==> flow/design.v <==
module cordic #(parameter WIDTH = 32, ITER = 16)(
    input clk,
    input rst,
    input start,
    input mode,  
    input signed [WIDTH-1:0] x_in,
    input signed [WIDTH-1:0] y_in,
    input signed [WIDTH-1:0] z_in,
    output reg signed [WIDTH-1:0] x_out,
    output reg signed [WIDTH-1:0] y_out,
    output reg signed [WIDTH-1:0] z_out,
    output reg done
);
    localparam signed [WIDTH-1:0] K = 32'sd19898;   
    localparam IDLE = 2'd0, PROCESS = 2'd1, DONE = 2'd2;
    reg signed [WIDTH-1:0] x, y, z;
    reg [4:0] i;
    reg [1:0] state;
    reg mode_r;  
    function signed [WIDTH-1:0] atan_table;
        input [3:0] idx;
        case (idx)
            4'd0:  atan_table = 32'sd25736;
            4'd1:  atan_table = 32'sd15192;
            4'd2:  atan_table = 32'sd8027;
            4'd3:  atan_table = 32'sd4074;
            4'd4:  atan_table = 32'sd2045;
            4'd5:  atan_table = 32'sd1023;
            4'd6:  atan_table = 32'sd511;
            4'd7:  atan_table = 32'sd256;
            4'd8:  atan_table = 32'sd128;
            4'd9:  atan_table = 32'sd64;
            4'd10: atan_table = 32'sd32;
            4'd11: atan_table = 32'sd16;
            4'd12: atan_table = 32'sd8;
            4'd13: atan_table = 32'sd4;
            4'd14: atan_table = 32'sd2;
            default: atan_table = 32'sd1;
        endcase
    endfunction
    always @(posedge clk or posedge rst) begin
        if (rst) begin
            state <= IDLE;
            done <= 0;
            x <= 0; y <= 0; z <= 0;
            x_out <= 0; y_out <= 0; z_out <= 0;
            i <= 0;
            mode_r <= 0;
        end 
        else begin
            case (state)
                IDLE: begin
                    done <= 0;
                    if (start) begin
                        x <= mode ? x_in : K;
                        y <= mode ? y_in : 0;
                        z <= mode ? 0 : z_in;
                        mode_r <= mode;
                        i <= 0;
                        state <= PROCESS;
                    end
                end
                PROCESS: begin
                    if (i < ITER) begin
                        if ((mode_r == 0 && z >= 0) || (mode_r == 1 && y < 0)) begin
                            x <= x - (y >>> i);
                            y <= y + (x >>> i);
                            z <= z - atan_table(i[3:0]);
                        end 
                        else begin
                            x <= x + (y >>> i);
                            y <= y - (x >>> i);
                            z <= z + atan_table(i[3:0]);
                        end
                        i <= i + 1;
                    end 
                    else begin
                        x_out <= x;
                        y_out <= y;
                        z_out <= z;
                        done <= 1;
                        state <= DONE;
                    end
                end
                DONE: begin
                    done <= 0;      
                    state <= IDLE;   
                end
            endcase
        end
    end
endmodule
Step by step through the tools: cordic. The steps from the RTL of cordic to its reports follow in flow order. Lines are those of the file above, counted from 1. Library cell names are shortened. Not given: -

Design top: cordic. Clock input: clk. Cell library: sky130hd. Timing corner: tt_025C_1v80.

Word level. Yosys after proc, flatten, opt, wreduce and memory -nomap, before mapping. Memory bits, and registers merged into a memory's read port (data or address), are not among the register bits. Print and check cells are not counted. Memory sizes are those after Yosys's memory passes, which may raise the word count (mostly to a power of two), join words into wider ones and drop unused or constant bits.

The entry for add/subtract/negate cells reads 7. Under multipliers stands 0. Div/mod/pow operators: 0. For $lt $le $gt $ge the number is 3. Under equal/unequal tests stands 5. Shift-type cells: 2. For mux-type cells the number is 29. The entry for bitwise operators reads 2. Reduce/logical cells: 13.

Operators with widths (number): 32-bit two-way mux (18); 32-bit case mux with 2-bit select (3); 32-bit adder (3); 32-bit subtractor (3); 32-bit by 5-bit >>> shifter with 32-bit output (2); 32-bit by 1-bit greater-or-equal comparator with 1-bit output (second input constant) (1); 32-bit by 1-bit < comparator with 1-bit output (second input constant) (1); 5-bit case mux with 2-bit select (1); 5-bit two-way mux (2); 2-bit inequality test (second input constant) (3); 2-bit AND reduction (3); 3-bit AND reduction (2); 2-bit case mux with 3-bit select (1); 5-bit by 1-bit adder with 5-bit output (second input constant) (1); 5-bit < comparator (second input constant) (1); 2-bit nonzero test (2); 2-bit two-way mux (2); 3-bit nonzero test (1); 1-bit logical AND (2); 1-bit inverter (2); 2-bit by 1-bit equality test with 1-bit output (second input constant) (1); 2-bit equality test (second input constant) (1); 2-bit logical NOT (1); 2-bit OR reduction (1); 1-bit case mux with 2-bit select (1); 1-bit logical OR (1); 1-bit two-way mux (1).

For register bits the number is 201. For bits in latches the number is 0. For bits in writable memories the number is 0. For bits in read-only memories the number is 480. Under clocked read ports x word width stands 0. For memory cells the number is 2. The entry for output and inout bits reads 97.

Memories: (name not given) (words 16, bits a word 15, rd ports 1, write ports 0, line 22) `case (idx)`; (name not given) (words 16, bits a word 15, rd ports 1, write ports 0, line 22).

Longest topological paths. Yosys ltp: most cells in a row. Word level: on the elaborated netlist, between registers, memories and ports. Mapped: between sequential cells and ports; inverters and the memories' decode and read muxes count.

Depth after elaboration: 10. ABC_AREA: 0. For gate-level depth with buffers the number is 28.

Netlist. Source: synth_stat.txt of the flow (Yosys; design flattened, memories mapped). It holds for the ABC_AREA given above (unset counts as 0); a run with the other value may have another netlist.

Cell types: dfrtp_1 (number 201, total area 5.03E+03 sq um); ha_1 (number 112, total area 1.4E+03 sq um); mux2_2 (number 123, total area 1.39E+03 sq um); mux4_2 (number 58, total area 1.31E+03 sq um); nor2_1 (number 214, total area 803.27 sq um); xnor2_1 (number 89, total area 779.498 sq um); a21oi_1 (number 149, total area 745.715 sq um); nand2_1 (number 187, total area 701.923 sq um); o21ai_0 (number 130, total area 650.624 sq um); a221oi_1 (number 69, total area 604.33 sq um); mux2i_1 (number 57, total area 570.547 sq um); xor2_1 (number 59, total area 516.746 sq um); a21o_1 (number 45, total area 337.824 sq um); clkbuf_1 (number 86, total area 322.81 sq um); o22ai_1 (number 34, total area 212.704 sq um); nand2b_1 (number 33, total area 206.448 sq um); mux4_1 (number 6, total area 157.651 sq um); o31ai_1 (number 21, total area 157.651 sq um).

Other cell types: 76; their cells: 414.

The figure for mapped cells is 2087. The figure for mapped area is 18856.8 sq um. For sequential area the number is 5056.1 sq um. The entry for flip-flops reads 202.

Path before layout. Source: OpenSTA report_checks on the synthesized netlist (no wires, ideal clock, input and output delay 20% of the period each), path of least setup slack; recovery checks are left aside. Register names are those of the netlist, which keeps one name where synthesis merged equal registers.

Path kind: register to register. From: register i[0]. To: register y[31]. The figure for period is 7.0 ns. Time at the first pin: 0.000 ns. The figure for data arrival time is 5.917 ns. For data required time the number is 6.870 ns. The figure for setup slack is 0.953 ns. The entry for delay of the path reads 6.047 ns. Under stages on the path stands 27. The entry for buffers on the path reads 5. Under synthesis period reached stands 6.047 ns.

"delay of the path" is the arrival time less input delay plus setup time. "stages on the path" counts driving pins, that of a launching flip-flop among them; a cell with two outputs on the path counts twice. "synthesis period reached" = period - worst setup slack (recovery checks aside). The figure is calculated, with input and output delays left at 20% of the set period. Between the ends stands the longest chain of elaborated cells between them, by number of cells; it is not shown to be the way that was timed. Of several equally long chains one is given. A line is the first line of the expression or statement that the cell stems from. Yosys adds cells for indexed reads and writes and turns some case tables into memories. A register here has more assigning lines than the two given.

Path through: dfrtp_1 > buf_6 > buf_12 > buf_12 > buf_6 > buf_6 > mux2_1 > a221oi_2 > o221ai_1 > o211ai_1 > ha_1 > inv_1 > or4_1 > o41ai_1 > xnor2_1 > ha_1 > and4_1 > a221oi_1 > o31ai_1 > o31a_1 > a211oi_1 > a21oi_1 > a21oi_1 > o221ai_1 > a21oi_1 > xnor2_1 > o21ai_1. The entry for cells in the longest elaborated chain reads 5.

Ends and longest elaborated chain, after synthesis: from (decl) (line 17) `reg [4:0] i;`; from (assign) (line 47) `i <= 0;`; from (assign) (line 75) `i <= i + 1;`; 32-bit by 5-bit >>> shifter with 32-bit output (line 72) `y <= y - (x >>> i);`; 32-bit subtractor (line 72); 32-bit two-way mux (line 65) `if ((mode_r == 0 && z >= 0) || (mode_r == 1 && y < 0)) begin`; 32-bit two-way mux (line 64) `if (i < ITER) begin`; 32-bit case mux with 2-bit select (line 51) `case (state)`; to (assign) (line 56) `y <= mode ? y_in : 0;`; to (assign) (line 67) `y <= y + (x >>> i);`; to (decl) (line 16) `reg signed [WIDTH-1:0] x, y, z;`.

Path in the finished layout. From the final timing report of flow run 1: the path of least setup slack in the routed layout; clock arrival at registers is part of the times.

Path kind: register to register. From: register i[0]. To: register y[31]. The figure for period is 4.64 ns. Time at the first pin: 0.57 ns. The figure for data arrival time is 6.07 ns. For data required time the number is 5.08 ns. The figure for setup slack is -0.99 ns. Under stages on the path stands 24. The entry for buffers on the path reads 2.

Between the ends stands the longest chain of elaborated cells between them, by number of cells; it is not shown to be the way that was timed. Of several equally long chains one is given. A register here has more assigning lines than the two given.

Path through: dfrtp_4 > clkbuf_16 > mux4_2 > mux2i_4 > o22ai_2 > nor3_2 > buf_4 > nand2_4 > or4_4 > nor3_4 > nor2_2 > xor2_1 > ha_1 > and4_4 > a221oi_4 > o31ai_2 > o31a_1 > a211oi_2 > a21oi_2 > a21oi_2 > o221ai_1 > a21oi_1 > xnor2_1 > o21ai_1. The entry for cells in the longest elaborated chain reads 5.

Ends and longest elaborated chain, after layout: from (decl) (line 17) `reg [4:0] i;`; from (assign) (line 47) `i <= 0;`; from (assign) (line 75) `i <= i + 1;`; 32-bit by 5-bit >>> shifter with 32-bit output (line 72) `y <= y - (x >>> i);`; 32-bit subtractor (line 72); 32-bit two-way mux (line 65) `if ((mode_r == 0 && z >= 0) || (mode_r == 1 && y < 0)) begin`; 32-bit two-way mux (line 64) `if (i < ITER) begin`; 32-bit case mux with 2-bit select (line 51) `case (state)`; to (assign) (line 56) `y <= mode ? y_in : 0;`; to (assign) (line 67) `y <= y + (x >>> i);`; to (decl) (line 16) `reg signed [WIDTH-1:0] x, y, z;`.

Wiki page: cordic / flow data

5 stored runs of cordic in the flow (synthesis by Yosys, layout by OpenROAD, sky130hd cells), in arbitrary order. Constraints: input delay and output delay 20% of the set period each, output load 0.01 pF. "reached clock period": clock period set for the run, less the worst setup slack. It is reckoned from that one timing run; input and output delays stay at 20% of the period that was set.

Flow run 1 has these settings: ABC_AREA 0; CELL_PAD_IN_SITES_DETAIL_PLACEMENT 0; CORE_MARGIN 8; CORE_UTILIZATION 40; CTS_CLUSTER_DIAMETER 183; GPL_ROUTABILITY_DRIVEN 1; GPL_TIMING_DRIVEN 1; MAX_ROUTING_LAYER met4; PLACE_DENSITY_LB_ADDON 0.26; SLEW_MARGIN 35; TNS_END_PERCENT 100; period_ns 4.64; CAP_MARGIN 20. The netlist area reported by Yosys is 18856.8 sq um. The worst hold slack in the final report reads 0.502 ns. The final setup TNS comes to -34.403 ns. The reached clock period reads 5.627 ns. The utilization after routing is 62.7 %. The setup slack of the worst path comes to -0.987 ns. The measured full die area is 54344.9 sq um. The standard-cell area of the final layout stands at 29200.5 sq um.

Flow run 2 has these settings: CORE_UTILIZATION 40; period_ns 6.68; CAP_MARGIN 20; CORE_MARGIN 2; SLEW_MARGIN 20. The netlist area reported by Yosys is 18856.8 sq um. The worst hold slack in the final report reads 0.480 ns. The final setup TNS comes to 0.000 ns. The reached clock period reads 6.286 ns. The utilization after routing is 48.6 %. The setup slack of the worst path comes to 0.394 ns. The measured full die area is 48894.1 sq um. The standard-cell area of the final layout stands at 22631.7 sq um.

Flow run 3 has these settings: CAP_MARGIN 25; CELL_PAD_IN_SITES_DETAIL_PLACEMENT 0; CORE_UTILIZATION 63; MAX_ROUTING_LAYER met5; SETUP_SLACK_MARGIN 0.56; period_ns 7.1; CORE_MARGIN 2; SLEW_MARGIN 20. The netlist area reported by Yosys is 18856.8 sq um. The worst hold slack in the final report reads 0.478 ns. The final setup TNS comes to 0.000 ns. The reached clock period reads 6.549 ns. The utilization after routing is 74.7 %. The setup slack of the worst path comes to 0.551 ns. The measured full die area is 31330.8 sq um. The standard-cell area of the final layout stands at 22077.4 sq um.

Flow run 4 has these settings: CORE_UTILIZATION 66; period_ns 6.68; CAP_MARGIN 20; CORE_MARGIN 2; SLEW_MARGIN 20. The netlist area reported by Yosys is 18856.8 sq um. The worst hold slack in the final report reads 0.477 ns. The final setup TNS comes to 0.000 ns. The reached clock period reads 6.379 ns. The utilization after routing is 79.0 %. The setup slack of the worst path comes to 0.301 ns. The measured full die area is 29939.4 sq um. The standard-cell area of the final layout stands at 22076.2 sq um.

Flow run 5 has these settings: ABC_AREA 1; CELL_PAD_IN_SITES_DETAIL_PLACEMENT 0; CELL_PAD_IN_SITES_GLOBAL_PLACEMENT 2; CORE_UTILIZATION 49; GPL_ROUTABILITY_DRIVEN 1; MIN_ROUTING_LAYER met1; PLACE_DENSITY_LB_ADDON 0.19; SETUP_SLACK_MARGIN -0.02; period_ns 6.75; CAP_MARGIN 20; CORE_MARGIN 2; SLEW_MARGIN 20. Outcome: no results, placement failed with FLW-0024.
